==> flow/design.v <==
`timescale 1ns / 1ps
module add_sub #(parameter WIDTH = 15)(
input signed [WIDTH:0] a,b,
input sel, 
output signed [WIDTH:0] out
);
wire [WIDTH+1:0] sum;
assign sum = sel?a-b:a+b;
assign out = {sum[WIDTH+1],sum[WIDTH-1:0]};
endmodule
`timescale 1ns / 1ps
module mux #(parameter WIDTH = 15)(
input [WIDTH:0] a,b,
input sel,
output [WIDTH:0]out
);
assign out = sel?b:a;
endmodule
`timescale 1ns / 1ps
module shifter#(parameter WIDTH = 15)(
input signed [WIDTH:0] a,
output signed [WIDTH:0] b,
input m , 
input [3:0] i
);
assign b = m? (a)>>>i :((i!=0)?(a)>>>(i-1):a);
endmodule
`timescale 1ns / 1ps
module rom#(parameter WIDTH = 15)(
input clk,
input sel ,
input [3:0] i,
output [WIDTH:0] rom_out
    );
 reg [WIDTH:0] rom_mem [0:19] ;
 initial begin
 rom_mem[0] =  16'b0000010000000000;
 rom_mem[1] =  16'b0000001000000000;
 rom_mem[2] =  16'b0000000100000000;
 rom_mem[3] =  16'b0000000010000000;
 rom_mem[4] =  16'b0000000001000000;
 rom_mem[5] =  16'b0000000000100000;
 rom_mem[6] =  16'b0000000000010000;
 rom_mem[7] =  16'b0000000000001000;
 rom_mem[8] =  16'b0000000000000100;
 rom_mem[9] =  16'b0000000000000010;
 rom_mem[10] =  16'b0000001000110010;
 rom_mem[11] =  16'b0000000100000110;
 rom_mem[12] =  16'b0000000010000001;
 rom_mem[13] =  16'b0000000001000000;
 rom_mem[14] =  16'b0000000000100000;
 rom_mem[15] =  16'b0000000000010000;
 rom_mem[16] =  16'b0000000000001000;
 rom_mem[17] =  16'b0000000000000100;
 rom_mem[18] =  16'b0000000000000010;
 rom_mem[19] =  16'b0000000000000001;
 end   
 assign rom_out = sel?rom_mem[i+9]:rom_mem[i-1];
endmodule
`timescale 1ns / 1ps
module recon_controlpath(
input clk,reset,
output reg selmx,selmy,selmz,
output reg [3:0]  i
);
reg start;
always @ (posedge clk) begin
    if(reset) begin 
        i <= 0;
        selmx <= 0;
        selmy <= 0;
        selmz <= 0; 
        start <= 1;
    end
    else if(start) begin
        if(i!=0) begin
        selmx <= 1;
        selmy <= 1;
        selmz <= 1; 
        end
        if(i != 10) begin
         i <= i+1;
        end
        else if (i==10) begin
            start <= 0;
            i <= 0;
            selmx <= 0;
            selmy <= 0;
            selmz <= 0; 
        end
    end
end
endmodule
`timescale 1ns / 1ps
module recon_datapath#(parameter WIDTH = 15)(
input clk,
input m,div,
input [WIDTH:0] Xo,Yo,Zo ,
input selmx,selmy,selmz,
output reg [WIDTH:0] Xout,Yout, Zout,
input [WIDTH:0] z_rom,
input [3:0] i
);
wire [WIDTH:0] x_mux, y_mux , z_mux;
wire [WIDTH:0] x_asout, y_asout , z_asout; 
wire [WIDTH:0] x_fout;
mux m_x(Xo , Xout , selmx , x_mux);
mux m_y(Yo , Yout , selmy , y_mux);
mux m_z(Zo , Zout , selmz , z_mux);
reg [WIDTH:0] Xi , Yi , Zi;
wire di = div?(~y_mux[15]):z_mux[15];
always @ (posedge clk) begin 
if(i!=0) begin
    Xout <= x_fout;
    Yout <= y_asout;
    Zout <= z_asout;
end
end
wire [WIDTH:0] x_sft, y_sft; 
shifter shftx(x_mux ,x_sft ,m, i);
shifter shfty(y_mux ,y_sft,m, i);
add_sub X_as(x_mux , y_sft ,di, x_asout);
add_sub Y_as(y_mux , x_sft ,di, y_asout);
add_sub Z_as(z_mux , z_rom ,~(di), z_asout);
mux m_xout(x_mux, x_asout , m , x_fout);
endmodule
`timescale 1ns / 1ps
module recon#(parameter WIDTH = 15)(
input clk,reset,m,div,
input [WIDTH:0] Xo, Yo ,Zo,
output [WIDTH:0] Xout , Yout , Zout,
output [3:0] i
);
wire selmx,selmy,selmz;
wire [WIDTH:0] rom_out ;
recon_datapath dt(clk,m,div,Xo,Yo,Zo,selmx, selmy,selmz,Xout, Yout, Zout ,rom_out, i);
recon_controlpath ct(clk,reset,selmx,selmy,selmz,i);
rom rm(clk,m,i,rom_out);
endmodule
`timescale 1ns / 1ps
module latch#(parameter WIDTH=15)(
input [WIDTH:0] Xout,Yout,Zout,
input [3:0] i,
input clk,reset,
output reg [WIDTH:0] X_H,Y_H,Z_H,
input af_en);
always@(posedge clk) begin
    if(reset) begin
        X_H<=16'b0;
        Y_H<=16'b0;
        Z_H<=16'b0;
    end
    else if(i==10&af_en)begin
        X_H<=16'b0000010011010100;
        Y_H<=16'b0;
        Z_H<=Yout;
    end
end
endmodule
`timescale 1ns / 1ps
module ResetLogic#(parameter WIDTH=15 )(
input ext_reset,
input clk,
output reg reset1,reset2,reset3,complete
);
reg [5:0] counter;
always@(posedge clk)begin
    if(ext_reset) begin
        reset1<=1;
        reset2<=1;
        reset3 <=1;
        complete <= 0;
        counter<=0;
    end
    else if(counter==0)begin
        counter<=counter+1;
        reset1<=0;
    end
    else if(counter==11) begin
        reset2<=0;
        counter <= counter + 1;
    end
    else if (counter == 22) begin 
        reset3 <= 0;
        counter <= counter + 1;
    end
    else if(counter ==33) begin
        complete <= 1;
    end
    else if(counter <34) begin 
        counter <= counter + 1;
    end
end
endmodule
`timescale 1ns / 1ps
module Neuron#(parameter WIDTH=15)(
input [WIDTH:0] Xo,Yo,Zo,
input clk,reset,
output [WIDTH:0] Sin_H,Cos_H,Z, 
output reset3,complete,
output [WIDTH:0] Yout,
input af_en
);
wire reset1,reset2;
wire zz;
assign Z=Yout;
wire[WIDTH:0] Xout,Zout;
wire [3:0] i1,i2;
wire [WIDTH:0] X_H,Y_H,Z_H;
reg [3:0] i1_d;
ResetLogic RL(reset,clk,reset1,reset2,reset3,complete);
recon linear(clk,reset1,1'b0,1'b0,Xo, Yo ,Zo,Xout , Yout , Zout, i1);
always @(posedge clk) i1_d <= i1;
latch l1(Xout,Yout,Zout, i1_d,clk,reset1,X_H,Y_H,Z_H,af_en);
recon hyperbolic(clk,reset2,1'b1,1'b0,X_H,Y_H,Z_H,Cos_H,Sin_H,zz,i2);
endmodule
`timescale 1ns / 1ps
module recon_top_level#(parameter WIDTH = 15)( 
input [WIDTH:0] Xo, Zo , Yo,
input clk,
input ext_reset,
input [1:0] sel,
output [WIDTH:0] mac_out,
output [WIDTH:0] f,
input af_en,
output complete
);
wire [WIDTH:0] z, coshz, sinhz;
wire reset3;
Neuron #(WIDTH)inneuron(Xo,Yo,Zo,clk,ext_reset, sinhz,coshz,z,reset3,complete,mac_out,af_en);
wire sign_z=z[WIDTH];
wire [WIDTH:0]relu ;
assign relu=sign_z?0:z;
wire [WIDTH:0] ez, ez_1;
add_sub #(WIDTH) adder1(coshz, sinhz, sel[0], ez);
add_sub #(WIDTH) adder2(ez, 16'b0000010000000000, sel[0], ez_1);
wire [WIDTH:0] w2,w3;
wire [WIDTH:0] divisor , dividend;
mux  #(WIDTH)m1(ez, coshz, sel[0], w2);
mux #(WIDTH) m2(ez_1, sinhz, sel[0], w3);
wire [WIDTH:0] div_out;
assign divisor =  {w3[15], (w3[14:0]>>2) };
assign dividend = {w2[15], (w2[14:0]>>2) };
wire [WIDTH:0] X_divout,Y_divout;
recon #(WIDTH) r_div(
 clk,reset3,1'b0,1'b1,
divisor, dividend ,16'b0,
 X_divout , Y_divout , div_out
);
assign f=sel[1]?(sel[0]?mac_out:relu):div_out;  
endmodule
==> reports on recon_top_level <==
-- Reports on recon_top_level
Each step is given for the RTL above and for the edited RTL.
Lines under "original" count in the file above, lines under "edited" in the edited file.
"difference" is "edited" less "original", of the values as shown; "rel. change" is that difference over "original", in percent.
Operators: Yosys type, input widths -> output width; for muxes data width and select width s.
A cell with -- has no value.
- top module: recon_top_level
- clock input: clk
- library: sky130hd
- library corner: tt_025C_1v80

-- Diff
Unified diff, file above to edited file.
The edit is scripted: it alters the design's behaviour and was not made to optimise anything.
begin of diff
@@ -241,5 +241,7 @@
 wire [WIDTH:0] div_out;
 assign divisor =  {w3[15], (w3[14:0]>>2) };
-assign dividend = {w2[15], (w2[14:0]>>2) };
+reg [WIDTH:0] dividend_dly;
+always @(posedge clk) dividend_dly <= {w2[15], (w2[14:0]>>2) };
+assign dividend = dividend_dly;
 wire [WIDTH:0] X_divout,Y_divout;
 recon #(WIDTH) r_div(
end of diff

-- Elaborated design
Yosys after proc, flatten, opt, wreduce and memory -nomap, before mapping. Memory bits, and registers merged into a memory's read port (data or address), are not among the register bits. Print and check cells are not counted. Equal cells are merged and count once.
Memory sizes are those after Yosys's memory passes, which may raise the word count (mostly to a power of two), join words into wider ones and drop unused or constant bits.
- operators by class (what ; original ; edited ; difference ; rel. change (%)):
    mux-type cells ; 71 ; 71 ; 0 ; 0.00
    add/sub/neg operators ; 24 ; 24 ; 0 ; 0.00
    div/mod/pow operators ; 0 ; 0 ; 0 ; --
    multiply operators ; 0 ; 0 ; 0 ; --
    reductions and logical operators ; 15 ; 15 ; 0 ; 0.00
    shift-type cells ; 4 ; 4 ; 0 ; 0.00
    eq/ne operators ; 11 ; 11 ; 0 ; 0.00
    bitwise operators ; 4 ; 4 ; 0 ; 0.00
    magnitude comparators ; 1 ; 1 ; 0 ; 0.00
- operator list (operator ; original ; edited ; difference ; rel. change (%)):
    $mux 1 ; 36 ; 36 ; 0 ; 0.00
    $mux 16 ; 15 ; 15 ; 0 ; 0.00
    $add 16x16->17 ; 8 ; 8 ; 0 ; 0.00
    $mux 17 ; 8 ; 8 ; 0 ; 0.00
    $sub 16x16->17 ; 8 ; 8 ; 0 ; 0.00
    $mux 4 ; 6 ; 6 ; 0 ; 0.00
    $mux 6 ; 5 ; 5 ; 0 ; 0.00
    $reduce_and 2->1 ; 5 ; 5 ; 0 ; 0.00
    $eq 4x4->1 const B ; 4 ; 4 ; 0 ; 0.00
    $ne 4x4->1 const B ; 4 ; 4 ; 0 ; 0.00
    $reduce_bool 4->1 ; 4 ; 4 ; 0 ; 0.00
    $add 4x1->4 const B ; 3 ; 3 ; 0 ; 0.00
    $not 1->1 ; 3 ; 3 ; 0 ; 0.00
    $reduce_bool 2->1 ; 3 ; 3 ; 0 ; 0.00
    $sshr 16x32->16 ; 2 ; 2 ; 0 ; 0.00
    $sshr 16x4->16 ; 2 ; 2 ; 0 ; 0.00
    $sub 4x1->5 const B ; 2 ; 2 ; 0 ; 0.00
    $add 16x12->17 const B ; 1 ; 1 ; 0 ; 0.00
    $add 4x4->5 const B ; 1 ; 1 ; 0 ; 0.00
    $add 6x1->6 const B ; 1 ; 1 ; 0 ; 0.00
    $and 1x1->1 ; 1 ; 1 ; 0 ; 0.00
    $eq 6x4->1 const B ; 1 ; 1 ; 0 ; 0.00
    $eq 6x5->1 const B ; 1 ; 1 ; 0 ; 0.00
    $eq 6x6->1 const B ; 1 ; 1 ; 0 ; 0.00
    $logic_not 6->1 ; 1 ; 1 ; 0 ; 0.00
    $lt 6x6->1 const B ; 1 ; 1 ; 0 ; 0.00
    $mux 15 ; 1 ; 1 ; 0 ; 0.00
    $reduce_and 3->1 ; 1 ; 1 ; 0 ; 0.00
    $reduce_and 4->1 ; 1 ; 1 ; 0 ; 0.00
- word-level totals (what ; original ; edited ; difference ; rel. change (%)):
    register bits ; 199 ; 213 ; +14 ; +7.04
    bits in latches ; 0 ; 0 ; 0 ; --
    word-level cells ; 165 ; 166 ; +1 ; +0.61
    clocked read ports x word width ; 0 ; 0 ; 0 ; --
    input bits ; 53 ; 53 ; 0 ; 0.00
    bits in read-only memories ; 660 ; 660 ; 0 ; 0.00
    output and inout bits ; 33 ; 33 ; 0 ; 0.00
    memory cells ; 3 ; 3 ; 0 ; 0.00
    RAM bits ; 0 ; 0 ; 0 ; --
- memories (what ; original ; edited):
    shape (words x width / read and write ports) ; inneuron.hyperbolic.rm.rom_mem 20x11 r1 w0; inneuron.linear.rm.rom_mem 20x11 r1 w0; r_div.rm.rom_mem 20x11 r1 w0 ; inneuron.hyperbolic.rm.rom_mem 20x11 r1 w0; inneuron.linear.rm.rom_mem 20x11 r1 w0; r_div.rm.rom_mem 20x11 r1 w0

-- Longest topological paths
Longest topological path by Yosys (ltp), each cell counted once; first at word level (registers and memories cut), then after technology mapping (sequential cells cut; the memories' decode and read muxes count).
- logic depth (what ; original ; edited ; difference ; rel. change (%)):
    depth after elaboration ; 9 ; 9 ; 0 ; 0.00
    ABC_AREA ; 0 ; 0 ; -- ; --
    gate-level depth with buffers ; 42 ; 42 ; 0 ; 0.00
    gate-level depth less buffers ; 41 ; 40 ; -1 ; -2.44

-- Netlist
The flow's flattened synthesis, as Yosys stat reports it; memories are mapped. The netlist is that of the ABC_AREA named above (0 if unset); the other value can give another one.
- cell types (cell ; original ; edited ; difference ; rel. change (%)):
    sky130_fd_sc_hd__a21oi_1 ; 218 ; 193 ; -25 ; -11.47
    sky130_fd_sc_hd__xnor2_1 ; 133 ; 116 ; -17 ; -12.78
    sky130_fd_sc_hd__mux2_2 ; 87 ; 104 ; +17 ; +19.54
    sky130_fd_sc_hd__nand2_1 ; 293 ; 279 ; -14 ; -4.78
    sky130_fd_sc_hd__mux2i_1 ; 62 ; 48 ; -14 ; -22.58
    sky130_fd_sc_hd__dfxtp_1 ; 55 ; 69 ; +14 ; +25.45
    sky130_fd_sc_hd__a21o_1 ; 21 ; 35 ; +14 ; +66.67
    sky130_fd_sc_hd__o21a_1 ; 34 ; 22 ; -12 ; -35.29
    sky130_fd_sc_hd__xor2_1 ; 61 ; 71 ; +10 ; +16.39
    sky130_fd_sc_hd__nor2_1 ; 223 ; 231 ; +8 ; +3.59
    sky130_fd_sc_hd__buf_1 ; 19 ; 26 ; +7 ; +36.84
    sky130_fd_sc_hd__buf_2 ; 6 ; 13 ; +7 ; +116.67
    sky130_fd_sc_hd__nor4_1 ; 3 ; 10 ; +7 ; +233.33
    sky130_fd_sc_hd__nor3_1 ; 42 ; 36 ; -6 ; -14.29
    sky130_fd_sc_hd__nand2b_1 ; 27 ; 21 ; -6 ; -22.22
    sky130_fd_sc_hd__o211ai_1 ; 18 ; 24 ; +6 ; +33.33
    sky130_fd_sc_hd__inv_2 ; 6 ; 0 ; -6 ; -100.00
    sky130_fd_sc_hd__o21bai_1 ; 22 ; 27 ; +5 ; +22.73
The list need not be complete.
- synthesis totals (what ; original ; edited ; difference ; rel. change (%)):
    mapped flip-flops ; 199 ; 213 ; +14 ; +7.04
    standard cells after synthesis ; 2447 ; 2446 ; -1 ; -0.04
    buffer cells ; 116 ; 135 ; +19 ; +16.38
    synthesis area (µm²) ; 20226.9 ; 20583.5 ; +356.6 ; +1.76
    sequential part of the area (µm²) ; 5425.2 ; 5705.5 ; +280.3 ; +5.17
The figures by module come from a second, unflattened synthesis with its own total; it is not the netlist above.
- unflattened totals (what ; original ; edited ; difference ; rel. change (%)):
    cell total of the unflattened synthesis ; 4310 ; 4324 ; +14 ; +0.32
    area total of the unflattened synthesis (µm²) ; 37462.2 ; 37742.4 ; +280.2 ; +0.75
Rows give one instance, submodules left out.
- modules, original (module ; seq. area (µm²) ; area (µm²) ; cells ; times used):
    shifter ; 0.0 ; 2078.2 ; 262 ; 6
    add_sub ; 0.0 ; 1101.1 ; 156 ; 9
    recon_datapath ; 1441.4 ; 1473.9 ; 52 ; 3
    mux ; 0.0 ; 249.0 ; 18 ; 12
    add_sub #(WIDTH=15) ; 0.0 ; 1083.5 ; 151 ; 2
    rom ; 0.0 ; 594.3 ; 87 ; 3
    recon_controlpath ; 160.2 ; 360.3 ; 37 ; 3
    latch ; 340.3 ; 1022.2 ; 104 ; 1
    ResetLogic ; 200.2 ; 518.0 ; 54 ; 1
    mux #(WIDTH=15) ; 0.0 ; 249.0 ; 18 ; 2
    recon_top_level ; 0.0 ; 396.6 ; 72 ; 1
    Neuron #(WIDTH=15) ; 80.1 ; 207.7 ; 22 ; 1
    recon #(WIDTH=15) ; 0.0 ; 0.0 ; 0 ; 1
    recon ; 0.0 ; 0.0 ; 0 ; 2
- modules, edited (module ; seq. area (µm²) ; area (µm²) ; cells ; times used):
    shifter ; 0.0 ; 2078.2 ; 262 ; 6
    add_sub ; 0.0 ; 1101.1 ; 156 ; 9
    recon_datapath ; 1441.4 ; 1473.9 ; 52 ; 3
    mux ; 0.0 ; 249.0 ; 18 ; 12
    add_sub #(WIDTH=15) ; 0.0 ; 1083.5 ; 151 ; 2
    rom ; 0.0 ; 594.3 ; 87 ; 3
    recon_controlpath ; 160.2 ; 360.3 ; 37 ; 3
    latch ; 340.3 ; 1022.2 ; 104 ; 1
    recon_top_level ; 280.3 ; 676.9 ; 86 ; 1
    ResetLogic ; 200.2 ; 518.0 ; 54 ; 1
    mux #(WIDTH=15) ; 0.0 ; 249.0 ; 18 ; 2
    Neuron #(WIDTH=15) ; 80.1 ; 207.7 ; 22 ; 1
    recon #(WIDTH=15) ; 0.0 ; 0.0 ; 0 ; 1
    recon ; 0.0 ; 0.0 ; 0 ; 2

-- Worst setup path after synthesis
Path of least setup slack by OpenSTA after synthesis, without wires, with an ideal clock, recovery checks aside; 20% of the period is set as input and as output delay. Where synthesis merged equal registers, the netlist keeps one of their names.
- path after synthesis (what ; original ; edited ; difference ; rel. change (%)):
    path type ; input -> register ; input -> register ; -- ; --
    start point ; in sel[0] ; in sel[0] ; -- ; --
    end point ; reg r_div.dt.Yout[15] ; reg r_div.dt.Yout[15] ; -- ; --
    path buffers ; 3 ; 5 ; +2 ; +66.67
    period (ps) ; 8500 ; 8500 ; 0 ; 0.00
    data required time (ps) ; 8240 ; 8237 ; -3 ; -0.04
    library setup time (ps) ; 260 ; 263 ; +3 ; --
    arrival (ps) ; 9216 ; 8964 ; -252 ; -2.73
    external input delay (ps) ; 1700 ; 1700 ; 0 ; 0.00
    stages ; 40 ; 39 ; -1 ; -2.50
    launch time at the first pin (ps) ; 1700 ; 1700 ; 0 ; 0.00
    path delay (ps) ; 7776 ; 7527 ; -249 ; -3.20
    path slack (ps) ; -977 ; -727 ; +250 ; --
    period reached after synthesis (ps) ; 9477 ; 9227 ; -250 ; -2.64
"path delay" is the arrival time less input delay plus setup time.
"stages" counts driving pins, that of a launching flip-flop among them; a cell with two outputs on the path counts twice.
"period reached after synthesis" = period - worst setup slack (recovery checks aside). The figure is calculated, with input and output delays left at 20% of the set period.
Between the ends stands the longest chain of elaborated cells between them, by number of cells; it is not shown to be the way that was timed. Of several equally long chains one is given.
A line is the first line of the expression or statement that the cell stems from. Yosys adds cells for indexed reads and writes and turns some case tables into memories.
On the way, after synthesis, original:
- cell sequence: sky130_fd_sc_hd__clkbuf_1 sky130_fd_sc_hd__clkbuf_1 sky130_fd_sc_hd__buf_1 sky130_fd_sc_hd__nor2_1 sky130_fd_sc_hd__xnor2_1 sky130_fd_sc_hd__ha_1 sky130_fd_sc_hd__a21oi_1 sky130_fd_sc_hd__nor3_1 sky130_fd_sc_hd__a41oi_1 sky130_fd_sc_hd__a32oi_1 sky130_fd_sc_hd__xnor2_1 sky130_fd_sc_hd__inv_1 sky130_fd_sc_hd__ha_1 sky130_fd_sc_hd__xnor2_1 sky130_fd_sc_hd__nand2_1 sky130_fd_sc_hd__or4_1 sky130_fd_sc_hd__o211a_1 sky130_fd_sc_hd__nand2_1 (+4 left out) sky130_fd_sc_hd__ha_1 sky130_fd_sc_hd__nor2_1 sky130_fd_sc_hd__a21oi_1 sky130_fd_sc_hd__fa_1 sky130_fd_sc_hd__a21o_1 sky130_fd_sc_hd__a21oi_1 sky130_fd_sc_hd__o21bai_1 sky130_fd_sc_hd__a21oi_1 sky130_fd_sc_hd__nor2b_1 sky130_fd_sc_hd__o21a_1 sky130_fd_sc_hd__o31a_1 sky130_fd_sc_hd__o211a_1 sky130_fd_sc_hd__o21a_1 sky130_fd_sc_hd__o21a_1 sky130_fd_sc_hd__nor2_1 sky130_fd_sc_hd__nor2_1 sky130_fd_sc_hd__a21oi_1 sky130_fd_sc_hd__o21ai_1
- noted length of the longest elaborated chain: 8
- noted elaborated cells between the ends (all ways): 11
- RTL lines with such cells: 3
- those cells by class: add/sub (3); shift (1); mux (7)
- RTL lines, path after synthesis, original (what ; line ; text):
    start: declaration ; 222 ; input [1:0] sel,
    $mux 17 ; 8 ; assign sum = sel?a-b:a+b;
    $add 16x12->17 ; 8 ;
    $mux 16 (2 in a row) ; 17 ; assign out = sel?b:a;
    $sshr 16x32->16 ; 26 ; assign b = m? (a)>>>i :((i!=0)?(a)>>>(i-1):a);
    $mux 16 ; 26 ;
    $sub 16x16->17 ; 8 ;
    $mux 17 ; 8 ;
    end: assignment ; 115 ; Yout <= y_asout;
    end: declaration ; 100 ; output reg [WIDTH:0] Xout,Yout, Zout,
Some nets on the timed path still bear RTL names; the line given drives or declares the net.
- nets with RTL names, path after synthesis, original (signal ; line):
    r_div.dt.X_as.a[10] ; 17
On the way, after synthesis, edited:
- cell sequence: sky130_fd_sc_hd__clkbuf_1 sky130_fd_sc_hd__clkbuf_1 sky130_fd_sc_hd__clkbuf_1 sky130_fd_sc_hd__nor2_1 sky130_fd_sc_hd__xnor2_1 sky130_fd_sc_hd__ha_1 sky130_fd_sc_hd__buf_2 sky130_fd_sc_hd__nand3_1 sky130_fd_sc_hd__or4_4 sky130_fd_sc_hd__a21boi_2 sky130_fd_sc_hd__nor2_1 sky130_fd_sc_hd__xnor2_1 sky130_fd_sc_hd__ha_1 sky130_fd_sc_hd__nor3_1 sky130_fd_sc_hd__o21ai_0 sky130_fd_sc_hd__mux2i_1 sky130_fd_sc_hd__or2_1 sky130_fd_sc_hd__buf_6 (+3 left out) sky130_fd_sc_hd__a211oi_2 sky130_fd_sc_hd__ha_1 sky130_fd_sc_hd__nor2_1 sky130_fd_sc_hd__a21oi_1 sky130_fd_sc_hd__fa_1 sky130_fd_sc_hd__a21o_1 sky130_fd_sc_hd__a21oi_1 sky130_fd_sc_hd__o21bai_1 sky130_fd_sc_hd__a21oi_1 sky130_fd_sc_hd__nor2b_1 sky130_fd_sc_hd__o21a_1 sky130_fd_sc_hd__o31a_1 sky130_fd_sc_hd__nor4_1 sky130_fd_sc_hd__nor3_1 sky130_fd_sc_hd__a211oi_1 sky130_fd_sc_hd__nor4_1 sky130_fd_sc_hd__a31oi_1 sky130_fd_sc_hd__o22ai_1
- noted length of the longest elaborated chain: 8
- noted elaborated cells between the ends (all ways): 9
- RTL lines with such cells: 3
- those cells by class: add/sub (3); shift (1); mux (5)
- RTL lines, path after synthesis, edited (what ; line ; text):
    start: declaration ; 222 ; input [1:0] sel,
    $mux 17 ; 8 ; assign sum = sel?a-b:a+b;
    $add 16x12->17 ; 8 ;
    $mux 16 (2 in a row) ; 17 ; assign out = sel?b:a;
    $sshr 16x32->16 ; 26 ; assign b = m? (a)>>>i :((i!=0)?(a)>>>(i-1):a);
    $mux 16 ; 26 ;
    $sub 16x16->17 ; 8 ;
    $mux 17 ; 8 ;
    end: assignment ; 115 ; Yout <= y_asout;
    end: declaration ; 100 ; output reg [WIDTH:0] Xout,Yout, Zout,
- nets with RTL names, path after synthesis, edited (signal ; line):
    r_div.dt.X_as.a[10] ; 17

-- Timing after layout
From the final timing report of each run of pair A: the path of least setup slack in the routed layout; clock arrival at registers is part of the times.
The path's times are printed in steps of 10 ps; the period is the one set.
- path after layout (what ; original ; edited ; difference ; rel. change (%)):
    path type ; input -> register ; input -> register ; -- ; --
    start point ; in sel[0] ; in sel[0] ; -- ; --
    end point ; reg r_div.dt.Yout[15] ; reg r_div.dt.Yout[15] ; -- ; --
    stages ; 37 ; 35 ; -2 ; -5.41
    external input delay (ps) ; 1650 ; 1650 ; 0 ; 0.00
    path buffers ; 3 ; 2 ; -1 ; -33.33
    library setup time (ps) ; 240 ; 250 ; +10 ; --
    launch time at the first pin (ps) ; 1650 ; 1650 ; 0 ; 0.00
    data required time (ps) ; 8490 ; 8570 ; +80 ; +0.94
    path slack (ps) ; 200 ; 530 ; +330 ; --
    period (ps) ; 8240 ; 8240 ; 0 ; 0.00
    arrival (ps) ; 8300 ; 8040 ; -260 ; -3.13
Between the ends stands the longest chain of elaborated cells between them, by number of cells; it is not shown to be the way that was timed. Of several equally long chains one is given.
On the way, after layout, original:
- cell sequence: sky130_fd_sc_hd__buf_4 sky130_fd_sc_hd__buf_12 sky130_fd_sc_hd__nor2_1 sky130_fd_sc_hd__xnor2_1 sky130_fd_sc_hd__ha_2 sky130_fd_sc_hd__buf_4 sky130_fd_sc_hd__a21o_1 sky130_fd_sc_hd__a221oi_4 sky130_fd_sc_hd__mux2i_2 sky130_fd_sc_hd__ha_4 sky130_fd_sc_hd__xnor2_2 sky130_fd_sc_hd__nand2_1 sky130_fd_sc_hd__or4_1 sky130_fd_sc_hd__o211a_1 sky130_fd_sc_hd__nand2_2 sky130_fd_sc_hd__nand3_2 sky130_fd_sc_hd__a311oi_2 sky130_fd_sc_hd__a211o_1 sky130_fd_sc_hd__a21oi_2 sky130_fd_sc_hd__ha_1 sky130_fd_sc_hd__nor2_2 sky130_fd_sc_hd__a21oi_2 sky130_fd_sc_hd__fa_2 sky130_fd_sc_hd__a21o_1 sky130_fd_sc_hd__a21oi_2 sky130_fd_sc_hd__o21bai_1 sky130_fd_sc_hd__a21oi_2 sky130_fd_sc_hd__nor2b_1 sky130_fd_sc_hd__o21a_1 sky130_fd_sc_hd__o31a_1 sky130_fd_sc_hd__o211a_1 sky130_fd_sc_hd__o21a_1 sky130_fd_sc_hd__o21a_1 sky130_fd_sc_hd__nor2_2 sky130_fd_sc_hd__nor2_2 sky130_fd_sc_hd__a21oi_1 sky130_fd_sc_hd__o21ai_1
- noted length of the longest elaborated chain: 8
- noted elaborated cells between the ends (all ways): 11
- RTL lines with such cells: 3
- those cells by class: add/sub (3); shift (1); mux (7)
- RTL lines, path after layout, original (what ; line ; text):
    start: declaration ; 222 ; input [1:0] sel,
    $mux 17 ; 8 ; assign sum = sel?a-b:a+b;
    $add 16x12->17 ; 8 ;
    $mux 16 (2 in a row) ; 17 ; assign out = sel?b:a;
    $sshr 16x32->16 ; 26 ; assign b = m? (a)>>>i :((i!=0)?(a)>>>(i-1):a);
    $mux 16 ; 26 ;
    $sub 16x16->17 ; 8 ;
    $mux 17 ; 8 ;
    end: assignment ; 115 ; Yout <= y_asout;
    end: declaration ; 100 ; output reg [WIDTH:0] Xout,Yout, Zout,
Some nets on the timed path still bear RTL names; the line given drives or declares the net.
- nets with RTL names, path after layout, original (signal ; line):
    r_div.dt.X_as.a[10] ; 17
On the way, after layout, edited:
- cell sequence: sky130_fd_sc_hd__clkbuf_4 sky130_fd_sc_hd__a21oi_2 sky130_fd_sc_hd__xnor2_1 sky130_fd_sc_hd__ha_1 sky130_fd_sc_hd__buf_4 sky130_fd_sc_hd__a211oi_1 sky130_fd_sc_hd__nor2_1 sky130_fd_sc_hd__or2_2 sky130_fd_sc_hd__nor3_4 sky130_fd_sc_hd__nor2_1 sky130_fd_sc_hd__ha_2 sky130_fd_sc_hd__mux2i_1 sky130_fd_sc_hd__o21a_2 sky130_fd_sc_hd__a21oi_1 sky130_fd_sc_hd__o21ai_0 sky130_fd_sc_hd__o211ai_1 sky130_fd_sc_hd__nor2_1 sky130_fd_sc_hd__o32a_1 sky130_fd_sc_hd__ha_1 sky130_fd_sc_hd__nor2_1 sky130_fd_sc_hd__a21oi_2 sky130_fd_sc_hd__fa_2 sky130_fd_sc_hd__a21o_1 sky130_fd_sc_hd__a21oi_2 sky130_fd_sc_hd__o21bai_1 sky130_fd_sc_hd__a21oi_2 sky130_fd_sc_hd__nor2b_1 sky130_fd_sc_hd__o21a_1 sky130_fd_sc_hd__o31a_1 sky130_fd_sc_hd__nor4_2 sky130_fd_sc_hd__nor3_2 sky130_fd_sc_hd__a211oi_2 sky130_fd_sc_hd__nor4_1 sky130_fd_sc_hd__a31oi_1 sky130_fd_sc_hd__o22ai_1
- noted length of the longest elaborated chain: 8
- noted elaborated cells between the ends (all ways): 9
- RTL lines with such cells: 3
- those cells by class: add/sub (3); shift (1); mux (5)
- RTL lines, path after layout, edited (what ; line ; text):
    start: declaration ; 222 ; input [1:0] sel,
    $mux 17 ; 8 ; assign sum = sel?a-b:a+b;
    $add 16x12->17 ; 8 ;
    $mux 16 (2 in a row) ; 17 ; assign out = sel?b:a;
    $sshr 16x32->16 ; 26 ; assign b = m? (a)>>>i :((i!=0)?(a)>>>(i-1):a);
    $mux 16 ; 26 ;
    $sub 16x16->17 ; 8 ;
    $mux 17 ; 8 ;
    end: assignment ; 115 ; Yout <= y_asout;
    end: declaration ; 100 ; output reg [WIDTH:0] Xout,Yout, Zout,

-- Layout results
Both versions went through the flow (Yosys, OpenROAD) with the same settings in each pair. Constraints: input delay and output delay 20% of the set period each, output load 0.01 pF.
Flow settings, pair A:
- CORE_UTILIZATION at 40
- noted period_ns: 8.24
- noted CAP_MARGIN: 20
- CORE_MARGIN: 2
- noted SLEW_MARGIN: 20
- final reports, pair A (what ; original ; edited ; difference ; rel. change (%)):
    period achieved (ps) ; 8041 ; 7715 ; -326 ; -4.05
    area inside the die boundary (µm²) ; 52381.5 ; 53289.4 ; +907.9 ; +1.73
    chip area in the Yosys report (µm²) ; 20226.9 ; 20583.5 ; +356.6 ; +1.76
    standard-cell area of the final layout (µm²) ; 23814.1 ; 23919.2 ; +105.1 ; +0.44
    worst slack on setup checks (ps) ; 199 ; 525 ; +326 ; --
Flow settings, pair B:
- ABC_AREA at 1
- CORE_ASPECT_RATIO: 1.03
- CORE_MARGIN: 2
- CORE_UTILIZATION at 54
- noted CTS_CLUSTER_DIAMETER: 246
- noted PLACE_DENSITY_LB_ADDON: 0.14
- noted period_ns: 6.41
- noted CAP_MARGIN: 20
- noted SLEW_MARGIN: 20
- final reports, pair B (what ; original ; edited ; difference ; rel. change (%)):
    period achieved (ps) ; 6605 ; 6408 ; -197 ; -2.98
    area inside the die boundary (µm²) ; 37592.2 ; 38410.9 ; +818.7 ; +2.18
    chip area in the Yosys report (µm²) ; 19471.2 ; 19904.1 ; +432.9 ; +2.22
    standard-cell area of the final layout (µm²) ; 24325.8 ; 24434.7 ; +108.9 ; +0.45
    worst slack on setup checks (ps) ; -195 ; 2 ; +197 ; --
"period achieved": clock period set for the run, less the worst setup slack. It is reckoned from that one timing run; input and output delays stay at 20% of the period that was set.
